==> flow/design.v <==
module datapath #(parameter P_WIDTH=32)(
	input [P_WIDTH-1:0] input_a,
	input [P_WIDTH-1:0] input_b,
	input clk,
	input rst,
	output [P_WIDTH-1:0] out
	);
wire [P_WIDTH-1:0] mult_result;
wire [P_WIDTH-1:0] adder_out;
reg [P_WIDTH-1:0] adder_out_reg;
assign mult_result = input_a * input_b;
assign adder_out  = adder_out_reg + mult_result;
assign out = adder_out_reg;
always @(posedge clk)
 if (rst ==1) 
	adder_out_reg <= adder_out;
 else
	adder_out_reg <= 0;
endmodule
module controller #(parameter P_ADDR_WIDTH=8, parameter P_COUNT=100)(
	input clk,
	input rst,
	output reg out_rst,
	output reg ce_0,
	output reg ce_1,
	output reg we_0,
	output reg we_1,
	input  [P_ADDR_WIDTH-1:0] cjob_offset,
	output [P_ADDR_WIDTH-1:0] address_0,
	output [P_ADDR_WIDTH-1:0] address_1,
	input fin_buf_empty,
	output reg fin_rd_en,
	input fout_buf_full,
	output reg fout_wr_en,
	output reg cjob_load_en,
	output reg cjob_out_en
);
parameter IDLE= 7'b0000001,JOB_LOAD= 7'b0000010,  PREP=7'b0000100, PROCESSING = 7'b0001000, WRITE_BACK=7'b0010000, WAIT_Q=7'b0100000, WRITE_Q=7'b1000000;
reg [6:0] curr_state;
reg [6:0] next_state;
reg [P_ADDR_WIDTH-1:0] counter;
reg [P_ADDR_WIDTH-1:0] offset;
always @(curr_state,fin_buf_empty,counter,fout_buf_full)
begin
	next_state=5'b00000;
	case (curr_state)	
		IDLE:
			if(!fin_buf_empty)
				next_state=IDLE;
			else
				next_state=JOB_LOAD;
		JOB_LOAD:
			next_state=PREP;
		PREP:
			next_state=PROCESSING;
		PROCESSING:
			if(counter<P_COUNT-1+offset)			
				next_state = PROCESSING;
			else
				next_state = WRITE_BACK;
		WRITE_BACK:
			next_state=WAIT_Q;
		WAIT_Q:
			if(!fout_buf_full)
				next_state=WAIT_Q;
			else
				next_state=WRITE_Q;
		WRITE_Q:
			next_state=IDLE;
		default:
			next_state=IDLE;
	endcase
end
always @(posedge clk)       
begin
	if(rst==1)
		curr_state <= IDLE;
	else
		curr_state <= next_state;
end
always @(posedge clk)       
begin
	case(curr_state)
		IDLE:	begin
			out_rst<=0;
			ce_0<=0;
			ce_1<=0;
			we_0<=0;
			we_1<=0;
			counter <= 0;
			fin_rd_en<=0;
			fout_wr_en<=0;
			cjob_load_en<=0;
			cjob_out_en<=0;
			offset<=0;
			end
		JOB_LOAD:
			begin
			fin_rd_en<=1;
			cjob_load_en<=1;
			end
		PREP:
			begin
			fin_rd_en<=0;
			ce_0<=1;
			ce_1<=1;
			we_0<=0;
			we_1<=0;
			cjob_load_en<=0;
			counter<=cjob_offset;
			offset<=cjob_offset;
			end
		PROCESSING:
			begin
			cjob_load_en<=0;
			out_rst<=1;
			counter<= counter+1;
			end
		WRITE_BACK:
			begin
			ce_1<=0;
			we_0<=1;
			counter<=counter+P_COUNT;
			end
		WAIT_Q:
			begin
			ce_0<=0;
			counter<=0;
			cjob_out_en<=1;
			end
		WRITE_Q:
			begin
			fout_wr_en<=1;
			cjob_out_en<=1;
			end
		default:
			begin
			end
	endcase
end
assign address_0 = counter<<2;
assign address_1 = (counter+P_COUNT)<<2;
endmodule
module cjob_register #(parameter P_ADDR_WIDTH=16)
(
	input clk,
	input rst,
	input load,
	input out_en,
	input [(3+2+16)-1:0] data_in,
	output reg [(3+2+16)-1:0] data_out
);
reg [(3+2+16)-1:0] current_job;
always @(posedge clk) begin
	if(rst) begin
		data_out = 0;
		current_job = 0;
	end
	else begin
		if (load) current_job = data_in;
		if(out_en) data_out = current_job;
    end
end
endmodule
module dot_product (
	input ap_clk,
	input ap_rst,
	output [16-1:0]  	memory_Addr_A,
	output 						memory_EN_A,
	output 						memory_WEN_A,
	output [32-1:0]	memory_Din_A,
	input  [32-1:0] 	memory_Dout_A,
	output [16-1:0]  	memory_Addr_B,
	output 						memory_EN_B,
	output 						memory_WEN_B,
	output [32-1:0]	memory_Din_B,
	input  [32-1:0] 	memory_Dout_B,
	input 						fifo_in_empty_n,
	input  [(3+2+16)-1:0]	fifo_in_dout,
	output 						fifo_in_read,
	input 						fifo_out_full_n,
	output 						fifo_out_write,
	output [(3+2+16)-1:0]	fifo_out_din
);
	wire 						internal_rst;
	wire 						cjob_load_en;
	wire 						cjob_out_en;
	wire [16-1:0] 		job_offset;
datapath #(32) dp(
	.input_a(memory_Dout_A), 
	.input_b(memory_Dout_B), 
	.clk(ap_clk), 
	.rst(internal_rst), 
	.out(memory_Din_A)
);
controller #(16, 100) ctrl(
	.clk(ap_clk),
	.rst(ap_rst),
	.out_rst(internal_rst),
	.ce_0(memory_EN_A),
	.ce_1(memory_EN_B),
	.we_0(memory_WEN_A),
	.we_1(memory_WEN_B),
	.cjob_offset(job_offset),
	.address_0(memory_Addr_A),
	.address_1(memory_Addr_B),
	.fin_buf_empty(fifo_in_empty_n),
	.fin_rd_en(fifo_in_read),
	.fout_buf_full(fifo_out_full_n),
	.fout_wr_en(fifo_out_write),
	.cjob_load_en(cjob_load_en),
	.cjob_out_en(cjob_out_en)
);
cjob_register cjob_reg(
	.clk(ap_clk),
	.rst(ap_rst),
	.load(cjob_load_en),
	.out_en(cjob_out_en),
	.data_in(fifo_in_dout),
	.data_out(fifo_out_din)
);
assign job_offset = fifo_in_dout[16-1:0];
assign memory_Din_B = 0;
endmodule
Wiki page: dot_product / tool data

Step by step through the tools: dot_product
Tool output for the design above before and after an edit, in the order of the flow.
Lines under "before" count in the file above, lines under "after" in the edited file.
"difference": "after" minus "before" as printed here. "relative change": 100 x difference / "before".
Cell names lack the library's common part.
Not given: --
- top: dot_product
- clock: ap_clk
- standard-cell library: sky130hd
- library corner: tt_025C_1v80

Diff
The edit as a unified diff against the file above.
The edited RTL no longer does the same as the RTL above: the edit was made by script, with no optimisation intended.
begin of diff
@@ -54,9 +54,4 @@
 		PREP:
 			next_state=PROCESSING;
-		PROCESSING:
-			if(counter<P_COUNT-1+offset)			
-				next_state = PROCESSING;
-			else
-				next_state = WRITE_BACK;
 		WRITE_BACK:
 			next_state=WAIT_Q;
end of diff

After elaboration
Counts by Yosys on the flattened word-level netlist (proc, flatten, opt, wreduce; memories kept). Register bits leave out memories and registers merged into their read ports (data or address). Print and check cells are left out.
- word-level totals (item ; before ; after ; difference ; relative change (%)):
    flip-flop bits (word level) ; 121 ; 105 ; -16 ; -13.22
    input bits ; 89 ; 89 ; 0 ; 0.00
    output and inout port bits ; 123 ; 123 ; 0 ; 0.00
    word-level cells ; 57 ; 51 ; -6 ; -10.53
- operators by class (item ; before ; after ; difference ; relative change (%)):
    $add $sub $neg ; 4 ; 3 ; -1 ; -25.00
    multiply operators ; 1 ; 1 ; 0 ; 0.00
    magnitude comparators ; 1 ; 0 ; -1 ; -100.00
    equality and inequality tests ; 7 ; 7 ; 0 ; 0.00
    mux-type cells ; 15 ; 13 ; -2 ; -13.33
    reduce/logical cells ; 15 ; 14 ; -1 ; -6.67
- operators by type and width (cell ; before ; after ; difference ; relative change (%)):
    nonzero test 2 bit ; 9 ; 8 ; -1 ; -11.11
    adder 7 x 16 -> 17 bit (first input constant) ; 1 ; 0 ; -1 ; -100.00
    < comparator 16 x 32 -> 1 bit ; 1 ; 0 ; -1 ; -100.00
    two-way mux 5 bit ; 1 ; 0 ; -1 ; -100.00
    parallel mux 16 bit (select 2 bit) ; 1 ; 0 ; -1 ; -100.00
    parallel mux 7 bit (select 6 bit) ; 1 ; 0 ; -1 ; -100.00
    parallel mux 7 bit (select 5 bit) ; 0 ; 1 ; +1 ; --
Unchanged operator kinds not shown: 19.

Logic depth
Longest topological path by Yosys (ltp), each cell counted once; first at word level (registers and memories cut), then after technology mapping (sequential cells cut; the memories' decode and read muxes count).
- logic depth (item ; before ; after ; difference ; relative change (%)):
    depth in word-level cells ; 4 ; 3 ; -1 ; -25.00
    ABC_AREA ; 0 ; 0 ; -- ; --
    depth in mapped cells ; 28 ; 28 ; 0 ; 0.00

After synthesis
Source: synth_stat.txt of the flow (Yosys; design flattened, memories mapped). It holds for the ABC_AREA given above (unset counts as 0); a run with the other value may have another netlist.
- mapped netlist (item ; before ; after ; difference ; relative change (%)):
    cell count ; 2405 ; 2295 ; -110 ; -4.57
    mapped area (sq um) ; 22208.8 ; 20887.5 ; -1321.3 ; -5.95
    mapped flip-flops ; 121 ; 101 ; -20 ; -16.53
    buffers ; 167 ; 151 ; -16 ; -9.58
- cell types (cell type ; before ; after ; difference ; relative change (%)):
    nand2_1 ; 246 ; 278 ; +32 ; +13.01
    inv_1 ; 494 ; 524 ; +30 ; +6.07
    nor2_1 ; 84 ; 59 ; -25 ; -29.76
    edfxtp_1 ; 40 ; 21 ; -19 ; -47.50
    and2_1 ; 341 ; 325 ; -16 ; -4.69
    ha_1 ; 142 ; 126 ; -16 ; -11.27
    buf_4 ; 54 ; 42 ; -12 ; -22.22
    nand3_1 ; 16 ; 5 ; -11 ; -68.75
    a21oi_1 ; 36 ; 26 ; -10 ; -27.78
    o21a_1 ; 9 ; 0 ; -9 ; -100.00
    clkbuf_1 ; 106 ; 99 ; -7 ; -6.60
    nor3_1 ; 12 ; 5 ; -7 ; -58.33
    nand2b_1 ; 9 ; 3 ; -6 ; -66.67
    xnor2_1 ; 76 ; 71 ; -5 ; -6.58
    nor2b_1 ; 8 ; 3 ; -5 ; -62.50
    a221oi_1 ; 5 ; 0 ; -5 ; -100.00
    a22oi_1 ; 5 ; 0 ; -5 ; -100.00
    a211oi_1 ; 26 ; 22 ; -4 ; -15.38
Unchanged cell types not shown: 12.
The list need not be complete.
By module: a second synthesis without flattening, with its own total; a netlist apart from the flattened one above.
- second synthesis, totals (item ; before ; after ; difference ; relative change (%)):
    cells (unflattened synthesis) ; 2422 ; 2245 ; -177 ; -7.31
    area total of the unflattened synthesis (sq um) ; 22575.4 ; 20900.0 ; -1675.4 ; -7.42
Rows give one instance, submodules left out.
- by module, before (module ; instances ; cells ; area (sq um) ; sequential area (sq um)):
    datapath (P_WIDTH=32) ; 1 ; 1931 ; 17685.7 ; 640.6
    controller ; 1 ; 319 ; 3185.6 ; 1341.3
    cjob_register ; 1 ; 139 ; 1460.2 ; 840.8
    (no name shown) ; 1 ; 33 ; 244.0 ; 0.0
- by module, after (module ; instances ; cells ; area (sq um) ; sequential area (sq um)):
    datapath (P_WIDTH=32) ; 1 ; 1935 ; 17663.2 ; 640.6
    controller ; 1 ; 138 ; 1532.7 ; 750.7
    cjob_register ; 1 ; 139 ; 1460.2 ; 840.8
    (no name shown) ; 1 ; 33 ; 244.0 ; 0.0

Worst setup path after synthesis
Source: OpenSTA report_checks on the synthesized netlist (no wires, ideal clock, input and output delay 20% of the period each), path of least setup slack; recovery checks are left aside. Register names are those of the netlist, which keeps one name where synthesis merged equal registers.
- path after synthesis (item ; before ; after ; difference ; relative change (%)):
    path type ; input to register ; input to register ; -- ; --
    from ; in memory_Dout_A[12] ; in memory_Dout_B[3] ; -- ; --
    to ; reg dp.adder_out_reg[29] ; reg dp.adder_out_reg[30] ; -- ; --
    period (ns) ; 8.0 ; 8.0 ; 0.0 ; 0.00
    external input delay (ns) ; 1.600 ; 1.600 ; 0.000 ; 0.00
    launch time at the first pin (ns) ; 1.600 ; 1.600 ; 0.000 ; 0.00
    arrival (ns) ; 7.910 ; 7.920 ; +0.010 ; +0.13
    path slack (ns) ; -0.037 ; -0.038 ; -0.001 ; --
    path delay (ns) ; 6.438 ; 6.438 ; 0.000 ; 0.00
    driving pins on the path ; 27 ; 26 ; -1 ; -3.70
    path buffers ; 2 ; 2 ; 0 ; 0.00
    period reached after synthesis (ns) ; 8.037 ; 8.038 ; +0.001 ; +0.01
"path delay" = arrival - input delay + setup time.
"driving pins on the path": output pins that drive a net of the path, with the launching flip-flop's if there is one; two outputs of one cell count as two.
"period reached after synthesis" = period - worst setup slack (recovery checks aside). The figure is calculated, with input and output delays left at 20% of the set period.
The rows between start and end are the longest chain of elaborated cells between them; the timing report does not say that the signal goes this way. Where chains are equally long, one stands for them.
A line is the first line of the expression or statement that the cell stems from. Yosys adds cells for indexed reads and writes and turns some case tables into memories.
Between the ends, after synthesis, before:
- path through: clkbuf_1 > clkbuf_1 > nand2_1 > fa_1 > inv_1 > fa_1 > inv_1 > fa_1 > inv_1 > fa_1 > inv_1 > fa_1 > inv_1 > fa_1 > fa_1 > inv_1 > fa_1 > inv_1 > ha_1 > nand3_1 > or2_1 > a21oi_1 > o21ai_1 > a311oi_2 > o22ai_1 > xor2_1 > nor2_1
- length of the longest elaborated chain at 2
- elaborated cells between the ends (all ways): 2
- source lines of those cells: 2
- those cells by class: add/sub (1); mul (1)
- RTL lines, path after synthesis, before (item ; line ; source):
    start: declaration ; 172 ; input [32-1:0] memory_Dout_A,
    multiplier 32 x 32 -> 32 bit ; 11 ; assign mult_result = input_a * input_b;
    adder 32 bit ; 12 ; assign adder_out  = adder_out_reg + mult_result;
    end: assignment ; 16 ; adder_out_reg <= adder_out;
    end: assignment ; 18 ; adder_out_reg <= 0;
    end: declaration ; 10 ; reg [P_WIDTH-1:0] adder_out_reg;
Between the ends, after synthesis, after:
- path through: clkbuf_1 > clkbuf_1 > and2_1 > fa_1 > inv_1 > fa_1 > inv_1 > fa_1 > inv_1 > fa_1 > inv_1 > fa_1 > fa_1 > fa_1 > inv_1 > fa_1 > inv_1 > ha_1 > a21oi_1 > o21ai_1 > a31o_1 > and2_4 > a2111oi_4 > o21ai_2 > a41o_1 > mux2i_1
- length of the longest elaborated chain at 2
- elaborated cells between the ends (all ways): 2
- source lines of those cells: 2
- those cells by class: add/sub (1); mul (1)
- RTL lines, path after synthesis, after (item ; line ; source):
    start: declaration ; 172 ; input [32-1:0] memory_Dout_B,
    multiplier 32 x 32 -> 32 bit ; 11 ; assign mult_result = input_a * input_b;
    adder 32 bit ; 12 ; assign adder_out  = adder_out_reg + mult_result;
    end: assignment ; 16 ; adder_out_reg <= adder_out;
    end: assignment ; 18 ; adder_out_reg <= 0;
    end: declaration ; 10 ; reg [P_WIDTH-1:0] adder_out_reg;

Path in the finished layout
From the final timing report of each run of pair 1: the path of least setup slack in the routed layout; clock arrival at registers is part of the times.
- path post-layout (item ; before ; after ; difference ; relative change (%)):
    path type ; input to register ; input to register ; -- ; --
    from ; in memory_Dout_B[8] ; in memory_Dout_B[21] ; -- ; --
    to ; reg dp.adder_out_reg[31] ; reg dp.adder_out_reg[31] ; -- ; --
    period (ns) ; 8.0 ; 8.0 ; 0.0 ; 0.00
    external input delay (ns) ; 1.60 ; 1.60 ; 0.00 ; 0.00
    launch time at the first pin (ns) ; 1.60 ; 1.60 ; 0.00 ; 0.00
    arrival (ns) ; 8.11 ; 8.12 ; +0.01 ; +0.12
    path slack (ns) ; 0.17 ; 0.13 ; -0.04 ; --
    driving pins on the path ; 27 ; 24 ; -3 ; -11.11
    path buffers ; 5 ; 3 ; -2 ; -40.00
The rows between start and end are the longest chain of elaborated cells between them; the timing report does not say that the signal goes this way. Where chains are equally long, one stands for them.
Between the ends, post-layout, before:
- path through: dlygate4sd2_1 > buf_6 > buf_8 > buf_4 > and2_4 > fa_1 > inv_1 > fa_1 > fa_2 > inv_1 > fa_1 > fa_1 > fa_1 > fa_1 > inv_2 > fa_1 > inv_2 > ha_4 > nand3_2 > or2_1 > a21oi_2 > o21ai_2 > a311oi_4 > buf_4 > o21ai_2 > xor2_1 > nor2_1
- length of the longest elaborated chain at 2
- elaborated cells between the ends (all ways): 2
- source lines of those cells: 2
- those cells by class: add/sub (1); mul (1)
- RTL lines, path post-layout, before (item ; line ; source):
    start: declaration ; 177 ; input [32-1:0] memory_Dout_B,
    multiplier 32 x 32 -> 32 bit ; 11 ; assign mult_result = input_a * input_b;
    adder 32 bit ; 12 ; assign adder_out  = adder_out_reg + mult_result;
    end: assignment ; 16 ; adder_out_reg <= adder_out;
    end: assignment ; 18 ; adder_out_reg <= 0;
    end: declaration ; 10 ; reg [P_WIDTH-1:0] adder_out_reg;
Between the ends, post-layout, after:
- path through: clkdlybuf4s50_1 > buf_4 > buf_4 > and2_1 > fa_1 > inv_1 > fa_1 > fa_1 > inv_1 > ha_1 > fa_2 > fa_1 > fa_1 > inv_1 > fa_1 > inv_1 > ha_1 > nand4_1 > o211ai_1 > a21oi_2 > a41oi_4 > o41ai_2 > xnor2_1 > and2_1
- length of the longest elaborated chain at 2
- elaborated cells between the ends (all ways): 2
- source lines of those cells: 2
- those cells by class: add/sub (1); mul (1)
- RTL lines, path post-layout, after (item ; line ; source):
    start: declaration ; 172 ; input [32-1:0] memory_Dout_B,
    multiplier 32 x 32 -> 32 bit ; 11 ; assign mult_result = input_a * input_b;
    adder 32 bit ; 12 ; assign adder_out  = adder_out_reg + mult_result;
    end: assignment ; 16 ; adder_out_reg <= adder_out;
    end: assignment ; 18 ; adder_out_reg <= 0;
    end: declaration ; 10 ; reg [P_WIDTH-1:0] adder_out_reg;

Flow runs
Both versions went through the flow (Yosys, OpenROAD) with the same settings in each pair. Constraints: input delay and output delay 20% of the set period each, output load 0.01 pF.
Flow settings, pair 1:
- noted period_ns: 8.0
- CAP_MARGIN at 20
- noted CORE_MARGIN: 2
- CORE_UTILIZATION at 40
- SLEW_MARGIN: 20
- final reports, pair 1 (item ; before ; after ; difference ; relative change (%)):
    synthesis area (sq um) ; 22208.8 ; 20887.5 ; -1321.3 ; -5.95
    total die area (sq um) ; 57422.5 ; 54063.2 ; -3359.3 ; -5.85
    standard-cell area after routing (sq um) ; 27530.2 ; 26031.2 ; -1499.0 ; -5.44
    setup slack of the worst path (ns) ; 0.172 ; 0.126 ; -0.046 ; --
    clock period reached (ns) ; 7.828 ; 7.874 ; +0.046 ; +0.59
Flow settings, pair 2:
- CORE_ASPECT_RATIO: 0.52
- CORE_UTILIZATION at 57
- PLACE_DENSITY_LB_ADDON at 0.21
- SLEW_MARGIN: 20
- noted period_ns: 9.51
- CAP_MARGIN at 20
- noted CORE_MARGIN: 2
- final reports, pair 2 (item ; before ; after ; difference ; relative change (%)):
    synthesis area (sq um) ; 22208.8 ; 20887.5 ; -1321.3 ; -5.95
    total die area (sq um) ; 40643.0 ; 38274.8 ; -2368.2 ; -5.83
    standard-cell area after routing (sq um) ; 25110.3 ; 23453.7 ; -1656.6 ; -6.60
    setup slack of the worst path (ns) ; 0.351 ; 0.349 ; -0.002 ; --
    clock period reached (ns) ; 9.159 ; 9.161 ; +0.002 ; +0.02
"clock period reached": clock period set for the run, less the worst setup slack. It is reckoned from that one timing run; input and output delays stay at 20% of the period that was set.
